==> flow/design.v <==
`timescale 1ns / 1ps
module mux(in0, in1, select, out);
    input wire select; 
    input wire [7:0] in0;
    input wire [7:0] in1;
    output reg[7:0] out;
    always @(*)
    begin
        if(select == 0)
        begin
            out <= in0;
        end
        else begin
            out <= in1;
        end
    end
endmodule
`timescale 1ns / 1ps
module mux32bit(in0, in1, select, out);
    input wire select; 
    input wire [31:0] in0;
    input wire [25:0] in1;
    output reg[31:0] out;
    always @(*)
    begin
        if(select == 0)
        begin
            out <= in0;
        end
        else begin
            out <= {{6{1'b0}},in1};
        end
    end
endmodule 
`timescale 1ns / 1ps
module mux64bit(in0, in1, select, out);
    input wire select; 
    input wire [63:0] in0;
    input wire [63:0] in1;
    output reg[63:0] out;
    always @(*)
    begin
        if(select == 0)
        begin
            out <= in0;
        end
        else begin
            out <= in1;
        end
    end
endmodule 
`timescale 1ns / 1ps
module control_unit(
    input [31:0] instruction,
    output reg 	     TypeDetect,  
    output reg       ALUSrc,     
    output reg       MemToReg,   
    output reg       MemToVecReg,  
    output reg       RegWriteEnable,   
    output reg       VecRegWriteEnable,  
    output reg       VecWrite,    
    output reg       MemWrite,   
    output reg       Branch,     
    output reg [5:0] ALUOp,      
    output reg       Jump        
);
wire [5:0] opcode;
assign opcode = instruction [31:26];
reg [15:0]  controlSignal;
always @(*)
begin
    case (opcode)
    6'b000000: controlSignal = 16'b0010010000000000;  
    6'b000001: controlSignal = 16'b0010010000000010;  
    6'b000010: controlSignal = 16'b0010010000000100;  
    6'b000100: controlSignal = 16'b0010010000001000;  
    6'b000101: controlSignal = 16'b0010010000001010;  
    6'b000110: controlSignal = 16'b0010010000001100;  
    6'b001000: controlSignal = 16'b0010010000010000;  
    6'b001001: controlSignal = 16'b0010010000010010;  
    6'b001010: controlSignal = 16'b0010010000010100;  
    6'b001011: controlSignal = 16'b0010010000010110;  
    6'b010000: controlSignal = 16'b0100000000100000;  
    6'b010001: controlSignal = 16'b0100000000100010;  
    6'b010010: controlSignal = 16'b0100000000100100;  
    6'b001101: controlSignal = 16'b0011010000000000;  
    6'b001110: controlSignal = 16'b0011010000001000;  
    6'b001111: controlSignal = 16'b0011010000001100;  
    6'b100011: controlSignal = 16'b0011000010010110;  
    6'b011111: controlSignal = 16'b0011000010010100;  
    6'b101101: controlSignal = 16'b1001000000000000;  
    6'b101110: controlSignal = 16'b0001000100000000;  
    6'b100101: controlSignal = 16'b0001100000000000;  
    6'b100110: controlSignal = 16'b0001001000000000;  
    6'b101000: controlSignal = 16'b0011010000010100;  
    6'b110000: controlSignal = 16'b0000000011100001;  
    6'b101100: controlSignal = 16'b0000001100000000;  
    6'b101111: controlSignal = 16'b1000100000000000;  
    default:   controlSignal = 16'b0000000000000000;  
    endcase
end
always @(*)
    begin
	MemToVecReg = controlSignal[15];
	VecRegWriteEnable = controlSignal[14];
	TypeDetect = controlSignal[13];
        ALUSrc   = controlSignal[12];
        MemToReg = controlSignal[11];
        RegWriteEnable = controlSignal[10];
        MemWrite = controlSignal[9];
        VecWrite  = controlSignal[8];
        Branch   = controlSignal[7];
        ALUOp    = controlSignal[6:1];
        Jump     = controlSignal[0];
    end
endmodule
`timescale 1ns / 1ps
module ProgramCounter(
    input clk,
    input reset,
    input zero,
    input branch,
    input jump,
    input [31:0] regAddress,
    output reg [31:0] pc 
);
    wire [31:0] pcPlus4;
    wire [1:0] pcControl;
    assign pcPlus4 = pc + 4;
    assign pcControl = (jump | (branch==1 & zero == 1)) ? 2'b01 : 2'b00;
    always @(posedge clk)
    begin
        if(reset == 1)
            pc <= 32'h00000000;
        else
        begin
            case(pcControl)
                2'b01: pc <= regAddress;                                                     
                default: pc <= pcPlus4;                                                      
            endcase
        end
    end
endmodule
`timescale 1ns / 1ps
module Register_File(
        clk,
        read_addr1,
        read_addr2,
        read_data1,
        read_data2,
        write_addr,
        write_data,
        write_enable
    );
input wire clk;
input wire [4:0]  read_addr1;
input wire [4:0]  read_addr2;
input wire [4:0]  write_addr;
input wire [7:0] write_data;
input wire        write_enable;
output reg [7:0] read_data1;
output reg [7:0] read_data2;
    reg [7:0] Register_File [30:0];  
always @(*)
    begin
    read_data1 = 8'b00000000;
    read_data2 = 8'b00000000;
    if (read_addr1 != 5'b11111) begin
        read_data1 = Register_File[read_addr1];
    end 
    if (read_addr2 != 5'b11111) begin
        read_data2 = Register_File[read_addr2]; 
    end
    end
always @(posedge(clk))
    begin
    if (write_enable) begin
        if (write_addr != 5'b11111) begin
            Register_File[write_addr] <= write_data;   
        end
    end
   end
endmodule
`timescale 1ns / 1ps
module VectorRegisterFile(
        clk,
        read_data1,
        read_data2,
	read_addr1,
	read_addr2,
        write_data,
	write_addr,
        write_enable
    );
input wire clk;
input wire [63:0] write_data;
input wire        write_enable;
input wire [4:0] write_addr;
input wire [4:0] read_addr1;
input wire [4:0] read_addr2;
output reg [63:0] read_data1;
output reg [63:0] read_data2;
reg [63:0] Register_File [2:0];  
always @(*)
    begin
     read_data1 = {64{1'b0}};
     read_data2 = {64{1'b0}};
     if (read_addr1 < 5'd3) begin
	    read_data1 = Register_File[read_addr1[1:0]];
    	end	
     if (read_addr2 < 5'd3) begin
    	read_data2 = Register_File[read_addr2[1:0]];	
    	end
end
always @(posedge(clk))
    begin
        if (write_enable) begin
    	    if (write_addr < 5'd3) begin
    	        Register_File[write_addr[1:0]] <= write_data;  
    	    end 
        end
    end
endmodule
`timescale 1ns / 1ps
module ALU(clk,a, b, alufn, enable, otp, zero, overflow);
    input wire clk;
    input wire [7:0] a;
    input wire [7:0] b;
    input wire [5:0] alufn;  
    input wire 	     enable;
    output reg [7:0] otp;
    output reg zero;  
    output reg overflow;
    always @(*)
    begin
	otp = {8{1'b0}};
	zero = 1'b0;
	overflow = 1'b0;
	if(enable) begin
        casex(alufn)
            6'b0000xx: begin
        if(alufn[1:0] == 2'b00)
            begin  
                otp = a + b;
                zero = (otp==0)?1:0;
                if ((a >= 0 && b >= 0 && otp < 0) || (a < 0 && b < 0 && otp >= 0))
                    overflow = 1;
                else
                    overflow = 0;
            end
        else if(alufn[1:0] == 2'b01)  
            begin
                otp = a-b;
                zero = (otp==0)?1:0;
                if ((a >= 0 && b < 0 && otp < 0) || (a < 0 && b >= 0 && otp > 0))
                    overflow = 1;
                else
                    overflow = 0;
            end
        else if (alufn[1:0] == 2'b10)  
            begin
                otp = a*b;
                zero = (otp==0)?1:0;
                overflow = 0;
            end
    end
            6'b0001xx: begin
        case (alufn[1:0])
        2'b00:  
            begin
                otp = a & b;
                overflow = 0;
                zero = (otp==0)?1:0;
            end
        2'b01:  
            begin
                otp = a | b;
                overflow = 0;
                zero = (otp==0)?1:0;
            end
        2'b10:   
                begin
                    otp = a ^ b;
                    overflow = 0;
                    zero = (otp==0)?1:0;
                end
        endcase
    end
            6'b0010xx: begin
        case(alufn[1:0])
        2'b00:  
            begin
                otp = a<<b;
                zero = (otp == 0)?1:0;
                overflow = 0;
            end
        2'b01:  
            begin
                otp = a>>b;
                zero = (otp == 0)?1:0;
                overflow = 0;
            end
        2'b10:  
            begin
                otp = (a<b)? 1:0;
                zero = (otp == 0 && a!=b)?1:0;
                overflow = 0;
            end
	2'b11:  
	    begin
		otp = (a==b)?1:0;
		zero = (otp==0)?1:0;
		overflow = 0;
	    end
        endcase
    end
            default:
            begin 
                otp = {8{1'b0}};
            end
        endcase
    end
    else begin
	otp = {8{1'b0}};
	end
end
endmodule
module VPU(
    input wire clk,
    input wire [63:0] a,
    input wire [63:0] b,
    input wire 	      enable,
    input wire [5:0] opCode,  
    output reg [63:0] out);
    reg [31:0] temp;
    always @(*) begin
	out = {64{1'b0}};
	temp = {32{1'b0}};
	if (enable) begin
	case(opCode)
	6'b010000: begin
	out[7:0] = a[7:0] + b[7:0];
	out[15:8] = a[15:8] + b[15:8];
	out[23:16] = a[23:16] + b[23:16];
	out[31:24] = a[31:24] + b[31:24];
	out[39:32] = a[39:32] + b[39:32];
	out[47:40] = a[47:40] + b[47:40];
	out[55:48] = a[55:48] + b[55:48];
	out[63:56] = a[63:56] + b[63:56];
	end
	6'b010001: begin
	out[7:0] = a[7:0] - b[7:0];
	out[15:8] = a[15:8] - b[15:8];
	out[23:16] = a[23:16] - b[23:16];
	out[31:24] = a[31:24] - b[31:24];
	out[39:32] = a[39:32] - b[39:32];
	out[47:40] = a[47:40] - b[47:40];
	out[55:48] = a[55:48] - b[55:48];
	out[63:56] = a[63:56] - b[63:56];
	end
	6'b010010: begin
	temp[15:0] = a[7:0]*b[7:0];
	temp[31:16] = temp[15:0];
	temp[15:0] = a[15:8]*b[15:8];
	temp[31:16] = temp[31:16] + temp[15:0];
	temp[15:0] = a[23:16]*b[23:16];
	temp[31:16] = temp[31:16] + temp[15:0];
	temp[15:0] = a[31:24]*b[31:24];
	temp[31:16] = temp[31:16] + temp[15:0];
	temp[15:0] = a[39:32]*b[39:32];
	temp[31:16] = temp[31:16] + temp[15:0];
	temp[15:0] = a[47:40]*b[47:40];
	temp[31:16] = temp[31:16] + temp[15:0];
	temp[15:0] = a[55:48]*b[55:48];
	temp[31:16] = temp[31:16] + temp[15:0];
	temp[15:0] = a[63:56]*b[63:56];
	temp[31:16] = temp[31:16] + temp[15:0];
	out[7:0] = temp[23:16];
	end
endcase
end
else begin
out = {64{1'b0}};
end
end
endmodule
`timescale 1ns / 1ps
module CPU( input clk,
	input rst,
	input wire [31:0] inst,
	input wire [63:0]	main_memory_input_data_path,
	output reg[63:0] main_memory_output_data_path,
	output wire[31:0] pc_inst_addr,
	output wire		Vector_Write_Access, 
	output wire		Memory_Write_Access,
	output wire		Load_Vector_Flag,
	output wire 		Load_Word_Flag,
	output wire[11:0]	Main_Memory_Address
	);
	wire[31:0]	instruction;
    	wire[31:0]	reg_data1;
	reg[31:0]	temp_reg_data1;
	wire[5:0]		Opcode;
	wire		Branch_Control;
	wire		Jump_Control;
	wire		Word_Reg_Write_Enable;
	wire		Vect_Reg_Write_Enable;
	wire		Vector_vs_Word;
	wire		Reg_Imm_Flag;
	wire[4:0]	destination_reg;
	wire[4:0] 	source_reg1;
	wire[4:0] 	source_reg2;
	wire[7:0] 	operand1;
	wire[7:0]	temp_operand2;
	wire[7:0] 	operand2;
	wire[7:0] 	alu_output_word;
	wire[7:0]	data_to_wordreg;
	wire[63:0] 	vect_operand1;
	wire[63:0]	vect_operand2;
	wire[63:0]	vpu_vec_output;
	wire[63:0]	data_to_vec_reg;
	wire 		zero;
	wire		overflow;
	wire[63:0] 	vector_output_memory;
	wire[7:0]	word_output_memory;
	wire[63:0]	vector_input_memory;
	wire[7:0]	word_input_memory;
	wire		Reg_Address_Read;
ProgramCounter prc(.clk(clk),
	.reset(rst),
	.zero(zero),
	.branch(Branch_Control),
	.jump(Jump_Control),
	.regAddress(reg_data1),
	.pc(pc_inst_addr)
);
assign instruction = inst;
control_unit control_signal(.instruction(instruction),
	.ALUOp(Opcode),
	.VecWrite(Vector_Write_Access),
	.MemWrite(Memory_Write_Access),
	.Branch(Branch_Control),
	.Jump(Jump_Control),
	.RegWriteEnable(Word_Reg_Write_Enable),
	.VecRegWriteEnable(Vect_Reg_Write_Enable),
	.MemToVecReg(Load_Vector_Flag),
	.MemToReg(Load_Word_Flag),
	.TypeDetect(Vector_vs_Word),
	.ALUSrc(Reg_Imm_Flag)
);
mux32bit RegAddselect(.select(Jump_Control),
	.in0(temp_reg_data1),
	.in1(instruction[25:0]),
	.out(reg_data1)
);
assign destination_reg = instruction[25:21];
assign source_reg1 = instruction[20:16];
assign source_reg2 = instruction[15:11];
assign word_output_memory = main_memory_input_data_path[7:0];
assign vector_output_memory = main_memory_input_data_path;
assign Reg_Address_Read = Load_Word_Flag & Load_Vector_Flag;
mux DataToReg(.select(Load_Word_Flag),
	.in0(alu_output_word),
	.in1(word_output_memory),
	.out(data_to_wordreg)
);
mux64bit VectToReg(.select(Load_Vector_Flag),
	.in0(vpu_vec_output),
	.in1(vector_output_memory),
	.out(data_to_vec_reg)
);
Register_File reg_value_retrival_And_Update(.clk(clk),
		.read_addr1(source_reg1),
		.read_addr2(source_reg2),
		.read_data1(operand1),
		.read_data2(temp_operand2),
		.write_addr(destination_reg),
		.write_data(data_to_wordreg),
		.write_enable(((Word_Reg_Write_Enable & !Vect_Reg_Write_Enable) | Load_Word_Flag) & !Reg_Address_Read)
);
mux decision_between_immediate_reg(.select(Reg_Imm_Flag),
	.in0(temp_operand2),
	.in1(instruction[15:8]),
	.out(operand2)
);
VectorRegisterFile vect_value_retrival_And_Update(.clk(clk),
		.read_addr1(source_reg1),
		.read_addr2(source_reg2),
		.read_data1(vect_operand1),
		.read_data2(vect_operand2),
		.write_addr(destination_reg),
		.write_data(data_to_vec_reg),
		.write_enable(((Vect_Reg_Write_Enable & !Word_Reg_Write_Enable) | Load_Vector_Flag) & !Reg_Address_Read)
);
ALU alu(.clk(clk),
	.a(operand1), 
	.b(operand2), 	
	.alufn(Opcode), 
	.enable(Vector_vs_Word), 
	.otp(alu_output_word), 
	.zero(zero), 
	.overflow(overflow)
);
VPU vpu(.clk(clk),
	.a(vect_operand1),
	.b(vect_operand2),
	.enable((!Vector_vs_Word) & (Vect_Reg_Write_Enable)),
	.opCode(Opcode),
	.out(vpu_vec_output)
);
assign vector_input_memory = vect_operand1;
assign word_input_memory = operand1;
always @(posedge clk) begin
	if (Load_Word_Flag & !Memory_Write_Access & Load_Vector_Flag & !Vector_Write_Access) begin
		temp_reg_data1 <= main_memory_input_data_path[31:0];
	end
end
always @(*) 
    begin
    main_memory_output_data_path = {64{1'b0}};
    if(!Load_Word_Flag & Memory_Write_Access & !Load_Vector_Flag & !Vector_Write_Access) begin
	main_memory_output_data_path[63:8] = 56'h00000000000000;
        main_memory_output_data_path[7:0] = word_input_memory;
    end 
    else if (!Load_Word_Flag & !Memory_Write_Access & !Load_Vector_Flag & Vector_Write_Access) begin
	main_memory_output_data_path = vector_input_memory;
    end
    else if ((!Load_Word_Flag & Memory_Write_Access & !Load_Vector_Flag & Vector_Write_Access)) begin
	main_memory_output_data_path[63:32] = 32'h00000000;
	main_memory_output_data_path[31:0] = pc_inst_addr;
	end
end
assign Main_Memory_Address = instruction[11:0];
endmodule
==> reports on CPU <==
Step by step through the tools: CPU. Tool output for the design above before and after an edit, in the order of the flow. Lines under "before" count in the file above, lines under "after" in the edited file. "difference": "after" minus "before" as printed here. "relative change": 100 x difference / "before". Library cell names are shortened. Not given: --

Top module: CPU. Clock input: clk. Library: sky130hd. Timing corner: tt_025C_1v80.

Diff. Unified diff, file above to edited file. The edited RTL no longer does the same as the RTL above: the edit was made by script, with no optimisation intended.

```diff
@@ -21,5 +21,5 @@
     input wire [31:0] in0;
     input wire [25:0] in1;
-    output reg[31:0] out;
+    output reg[15:0] out;
     always @(*)
     begin
```

After elaboration. Counts by Yosys on the flattened word-level netlist (proc, flatten, opt, wreduce; memories kept). Register bits leave out memories and registers merged into their read ports (data or address); mux counts leave out enables and synchronous resets folded into registers. Print and check cells are left out. Cells with the same type and inputs are merged into one. Memory sizes are those after Yosys's memory passes, which may raise the word count (mostly to a power of two), join words into wider ones and drop unused or constant bits.

Word-level totals: register bits after elaboration (before 64, after 48, difference -16, relative change -25.00%); RAM bits (before 440, after 440, difference 0, relative change 0.00%); memory bits (read-only) (before 1024, after 1024, difference 0, relative change 0.00%); memories (before 3, after 3, difference 0, relative change 0.00%); output and inout port bits (before 112, after 112, difference 0, relative change 0.00%); cells after elaboration (before 165, after 167, difference +2, relative change +1.21%).

Memory list: words x width with read and write ports (before 64 x 16 bit 1R0W; reg_value_retrival_And_Update.Register_File 31 x 8 bit 2R1W; vect_value_retrival_And_Update.Register_File 3 x 64 bit 2R1W, after 64 x 16 bit 1R0W; reg_value_retrival_And_Update.Register_File 31 x 8 bit 2R1W; vect_value_retrival_And_Update.Register_File 3 x 64 bit 2R1W).

Cells by class: add/sub/neg operators (before 26, after 26, difference 0, relative change 0.00%); multipliers (before 9, after 9, difference 0, relative change 0.00%); $lt $le $gt $ge (before 4, after 4, difference 0, relative change 0.00%); eq/ne operators (before 14, after 14, difference 0, relative change 0.00%); shift operators (before 2, after 2, difference 0, relative change 0.00%); multiplexer cells (before 61, after 61, difference 0, relative change 0.00%); bitwise operators (before 23, after 23, difference 0, relative change 0.00%); reduce/logical cells (before 21, after 22, difference +1, relative change +4.76%).

Operators with widths: two-way mux 32 bit (before 3, after 1, difference -2, relative change -66.67%); two-way mux 16 bit (before 0, after 2, difference +2); OR reduction 2 bit (before 0, after 1, difference +1).

Unchanged operator kinds not shown: 37.

Logic depth. Depth = most cells in a row (Yosys ltp): at word level without a register or memory, in the mapped netlist without a sequential cell, where the memories' decode and read muxes count.

Logic depth: word-level depth (before 16, after 16, difference 0, relative change 0.00%); ABC_AREA (before 0, after 0); mapped depth (before 40, after 41, difference +1, relative change +2.50%); depth with buffers taken out (before 34, after 34, difference 0, relative change 0.00%).

Netlist. The flow's flattened synthesis, as Yosys stat reports it; memories are mapped. The netlist is that of the ABC_AREA named above (0 if unset); the other value can give another one.

Cell types: a21oi_1 (before 89, after 70, difference -19, relative change -21.35%); edfxtp_1 (before 472, after 456, difference -16, relative change -3.39%); nand3_1 (before 41, after 57, difference +16, relative change +39.02%); xnor2_1 (before 184, after 198, difference +14, relative change +7.61%); o211ai_1 (before 93, after 79, difference -14, relative change -15.05%); xor2_1 (before 92, after 78, difference -14, relative change -15.22%); a2111oi_0 (before 14, after 0, difference -14, relative change -100.00%); mux4_1 (before 14, after 0, difference -14, relative change -100.00%); o21ai_0 (before 159, after 172, difference +13, relative change +8.18%); mux2i_1 (before 126, after 137, difference +11, relative change +8.73%); mux2_2 (before 68, after 77, difference +9, relative change +13.24%); a211oi_1 (before 16, after 9, difference -7, relative change -43.75%); o221ai_1 (before 10, after 3, difference -7, relative change -70.00%); nand2b_1 (before 92, after 86, difference -6, relative change -6.52%); nand4_1 (before 12, after 6, difference -6, relative change -50.00%); mux4_2 (before 105, after 110, difference +5, relative change +4.76%); o22ai_1 (before 18, after 13, difference -5, relative change -27.78%); o211ai_2 (before 14, after 19, difference +5, relative change +35.71%).

Unchanged cell types not shown: 13. The list need not be complete.

Synthesis totals: mapped cells (before 3655, after 3609, difference -46, relative change -1.26%); mapped area (mm2) (before 0.0395154, after 0.0387659, difference -0.0007495, relative change -1.90%); sequential part of the area (mm2) (before 0.0148142, after 0.0143337, difference -0.0004805, relative change -3.24%); flip-flops (before 504, after 488, difference -16, relative change -3.17%); buffers (before 192, after 190, difference -2, relative change -1.04%).

By module: a second synthesis without flattening, with its own total; a netlist apart from the flattened one above.

Unflattened totals: cells (unflattened synthesis) (before 3847, after 3815, difference -32, relative change -0.83%); area (unflattened synthesis) (mm2) (before 0.0422468, after 0.0419215, difference -0.0003253, relative change -0.77%).

Rows give one instance, submodules left out.

Modules, before: Register_File (times used 1, cells 655, area 0.011775 mm2, sequential area 0.0074471 mm2); VPU (times used 1, cells 1453, area 0.011775 mm2, sequential area 0 mm2); VectorRegisterFile (times used 1, cells 726, area 0.0098482 mm2, sequential area 0.0057655 mm2); ALU (times used 1, cells 447, area 0.0030242 mm2, sequential area 0 mm2); ProgramCounter (times used 1, cells 228, area 0.0017792 mm2, sequential area 0.0006406 mm2); CPU (times used 1, cells 146, area 0.001773 mm2, sequential area 0.0009609 mm2); mux64bit (times used 1, cells 71, area 0.0010773 mm2, sequential area 0 mm2); mux32bit (times used 1, cells 36, area 0.000483 mm2, sequential area 0 mm2); control_unit (times used 1, cells 67, area 0.0004492 mm2, sequential area 0 mm2); mux (times used 2, cells 9, area 0.0001314 mm2, sequential area 0 mm2).

Modules, after: Register_File (times used 1, cells 655, area 0.011775 mm2, sequential area 0.0074471 mm2); VPU (times used 1, cells 1452, area 0.0117338 mm2, sequential area 0 mm2); VectorRegisterFile (times used 1, cells 726, area 0.0098482 mm2, sequential area 0.0057655 mm2); ALU (times used 1, cells 433, area 0.0029703 mm2, sequential area 0 mm2); ProgramCounter (times used 1, cells 228, area 0.0017792 mm2, sequential area 0.0006406 mm2); CPU (times used 1, cells 147, area 0.0017767 mm2, sequential area 0.0009609 mm2); mux64bit (times used 1, cells 71, area 0.0010773 mm2, sequential area 0 mm2); control_unit (times used 1, cells 67, area 0.0004492 mm2, sequential area 0 mm2); mux (times used 2, cells 9, area 0.0001314 mm2, sequential area 0 mm2); mux32bit (times used 1, cells 18, area 0.000249 mm2, sequential area 0 mm2).

Worst setup path after synthesis. OpenSTA on the mapped netlist: ideal clock, no wires. The path of least setup slack (recovery checks aside). Input and output delay are each 20% of the period. Register names are those of the netlist, which keeps one name where synthesis merged equal registers.

Timing post-synthesis: kind (before input to register, after input to register); start (before input inst[16], after input inst[13]); end (before memory vect_value_retrival_And_Update.Register_File[0][7], after memory vect_value_retrival_And_Update.Register_File[0][7]); period (ns) (before 12.0, after 12.0, difference 0.0, relative change 0.00%); input delay (ns) (before 2.400, after 2.400, difference 0.000, relative change 0.00%); library setup time (ns) (before 0.270, after 0.268, difference -0.002); time at the first pin (ns) (before 2.400, after 2.400, difference 0.000, relative change 0.00%); arrival time (ns) (before 10.509, after 11.093, difference +0.584, relative change +5.56%); required time (ns) (before 11.730, after 11.732, difference +0.002, relative change +0.02%); setup slack (ns) (before 1.221, after 0.639, difference -0.582); delay of the path (ns) (before 8.379, after 8.961, difference +0.582, relative change +6.95%); stages (before 36, after 31, difference -5, relative change -13.89%); synthesis period reached (ns) (before 10.779, after 11.361, difference +0.582, relative change +5.40%).

"delay of the path" = arrival - input delay + setup time. "stages": output pins that drive a net of the path, with the launching flip-flop's if there is one; two outputs of one cell count as two. "synthesis period reached" = period - worst setup slack (recovery checks aside). The figure is calculated, with input and output delays left at 20% of the set period.

On the way, post-synthesis, before:
Cells stage by stage: buf_6 -> buf_6 -> buf_6 -> buf_4 -> buf_4 -> buf_6 -> a211oi_1 -> or3_1 -> inv_1 -> nand2b_1 -> fa_1 -> inv_1 -> fa_1 -> ha_1 -> fa_1 -> inv_1 -> fa_1 -> inv_1 -> fa_1 -> fa_1 -> fa_1 -> fa_1 -> inv_1 -> fa_1 -> inv_1 -> ha_1 -> o21ai_0 -> nand2b_1 -> a21o_1 -> a21oi_1 -> xnor2_1 -> xnor2_1 -> xnor2_1 -> xnor2_1 -> xnor2_1 -> o21ai_1.

Ends and longest elaborated chain, post-synthesis, before: start: declaration (line 390) `input wire [31:0] inst,`; end: declaration (line 203) `reg [63:0] Register_File [2:0];`.

before: No chain of elaborated cells between the ends is given.

On the way, post-synthesis, after:
Cells stage by stage: buf_2 -> a2111oi_4 -> buf_2 -> buf_4 -> clkbuf_1 -> clkbuf_1 -> nand3_1 -> fa_1 -> inv_1 -> fa_1 -> fa_1 -> fa_1 -> inv_1 -> fa_1 -> inv_1 -> fa_1 -> fa_1 -> fa_1 -> fa_1 -> inv_1 -> fa_1 -> inv_1 -> ha_1 -> a21o_1 -> a21oi_1 -> xnor2_1 -> xnor2_1 -> xnor2_1 -> xnor2_1 -> xnor3_1 -> a221o_1.

Ends and longest elaborated chain, post-synthesis, after: start: declaration (line 390) `input wire [31:0] inst,`; end: declaration (line 203) `reg [63:0] Register_File [2:0];`.

after: No chain of elaborated cells between the ends is given.

Path in the finished layout. Path of least setup slack in the final report of the runs of pair A (OpenROAD, finished layout, wires in). Where an end is a register, its clock arrival counts in the times.

Timing after layout: kind (before input to register, after input to register); start (before input inst[20], after input inst[15]); end (before memory vect_value_retrival_And_Update.Register_File[2][7], after memory vect_value_retrival_And_Update.Register_File[2][7]); period (ns) (before 12.0, after 12.0, difference 0.0, relative change 0.00%); input delay (ns) (before 2.40, after 2.40, difference 0.00, relative change 0.00%); library setup time (ns) (before 0.26, after 0.26, difference 0.00); time at the first pin (ns) (before 2.40, after 2.40, difference 0.00, relative change 0.00%); arrival time (ns) (before 11.30, after 11.51, difference +0.21, relative change +1.86%); required time (ns) (before 12.41, after 12.35, difference -0.06, relative change -0.48%); setup slack (ns) (before 1.11, after 0.85, difference -0.26); stages (before 30, after 29, difference -1, relative change -3.33%).

On the way, after layout, before:
Cells stage by stage: clkdlybuf4s50_1 -> buf_4 -> a2111oi_4 -> buf_12 -> and2_0 -> inv_1 -> nor2_1 -> fa_1 -> inv_1 -> fa_1 -> fa_1 -> inv_1 -> fa_1 -> fa_1 -> fa_1 -> fa_1 -> fa_1 -> fa_1 -> inv_1 -> fa_1 -> inv_1 -> ha_1 -> a21o_1 -> a21oi_1 -> xnor2_1 -> xnor2_1 -> xnor2_1 -> xnor2_1 -> xnor2_1 -> o21ai_1.

Ends and longest elaborated chain, after layout, before: start: declaration (line 390) `input wire [31:0] inst,`; end: declaration (line 203) `reg [63:0] Register_File [2:0];`.

before: No chain of elaborated cells between the ends is given.

On the way, after layout, after:
Cells stage by stage: clkdlybuf4s50_1 -> a2111oi_4 -> buf_12 -> o211ai_1 -> or2_2 -> fa_1 -> inv_1 -> fa_1 -> fa_1 -> inv_1 -> fa_1 -> inv_1 -> fa_1 -> fa_1 -> fa_1 -> fa_1 -> fa_1 -> inv_1 -> fa_1 -> xnor2_1 -> xnor2_1 -> xnor2_1 -> xnor2_1 -> xnor2_1 -> xnor2_1 -> xnor2_1 -> xnor2_1 -> xnor3_1 -> a221o_1.

Ends and longest elaborated chain, after layout, after: start: declaration (line 390) `input wire [31:0] inst,`; end: declaration (line 203) `reg [63:0] Register_File [2:0];`.

after: No chain of elaborated cells between the ends is given.

Layout results. Both versions went through the flow (Yosys, OpenROAD) with the same settings in each pair. Constraints: input delay and output delay 20% of the set period each, output load 0.01 pF.

Flow settings, pair A:
CORE_UTILIZATION: 40. The figure for period_ns is 12.0. The entry for CAP_MARGIN reads 20. Under CORE_MARGIN stands 2. The figure for SLEW_MARGIN is 20.

Measured results, pair A: post-synthesis cell area (mm2) (before 0.0395154, after 0.0387659, difference -0.0007495, relative change -1.90%); die area (mm2) (before 0.101318, after 0.0994204, difference -0.0018976, relative change -1.87%); standard-cell area after routing (mm2) (before 0.0451283, after 0.0444927, difference -0.0006356, relative change -1.41%); utilization after routing (%) (before 46.0, after 46.1, difference +0.1); worst setup slack after layout (ns) (before 1.114, after 0.845, difference -0.269); post-route setup TNS (ns) (before 0.000, after 0.000, difference 0.000); worst hold slack after layout (ns) (before 0.499, after 0.529, difference +0.030); overall power (mW) (before 4.722, after 4.573, difference -0.149, relative change -3.16%); reached clock period (ns) (before 10.886, after 11.155, difference +0.269, relative change +2.47%).

Flow settings, pair B:
The entry for CAP_MARGIN reads 15. The figure for CELL_PAD_IN_SITES_DETAIL_PLACEMENT is 1. Under CORE_MARGIN stands 9. CORE_UTILIZATION: 18. The entry for CTS_CLUSTER_DIAMETER reads 83. Under CTS_CLUSTER_SIZE stands 75. The figure for GPL_ROUTABILITY_DRIVEN is 1. MAX_ROUTING_LAYER: met5. Under PLACE_DENSITY_LB_ADDON stands 0.07. Under SETUP_SLACK_MARGIN stands 5.0. For TNS_END_PERCENT the number is 10. The figure for period_ns is 18.6. The figure for SLEW_MARGIN is 20.

Measured results, pair B: post-synthesis cell area (mm2) (before 0.0395154, after 0.0387659, difference -0.0007495, relative change -1.90%); die area (mm2) (before 0.236721, after 0.232396, difference -0.004325, relative change -1.83%); standard-cell area after routing (mm2) (before 0.0469726, after 0.0459703, difference -0.0010023, relative change -2.13%); utilization after routing (%) (before 21.6, after 21.6, difference 0.0); worst setup slack after layout (ns) (before 5.531, after 5.463, difference -0.068); post-route setup TNS (ns) (before 0.000, after 0.000, difference 0.000); worst hold slack after layout (ns) (before 0.533, after 0.554, difference +0.021); overall power (mW) (before 3.053, after 3.054, difference +0.001, relative change +0.03%); reached clock period (ns) (before 13.069, after 13.137, difference +0.068, relative change +0.52%).

"reached clock period": clock period set for the run, less the worst setup slack. It is reckoned from that one timing run; input and output delays stay at 20% of the period that was set. "overall power": no workload was simulated; the value follows from the tool's default switching activity.
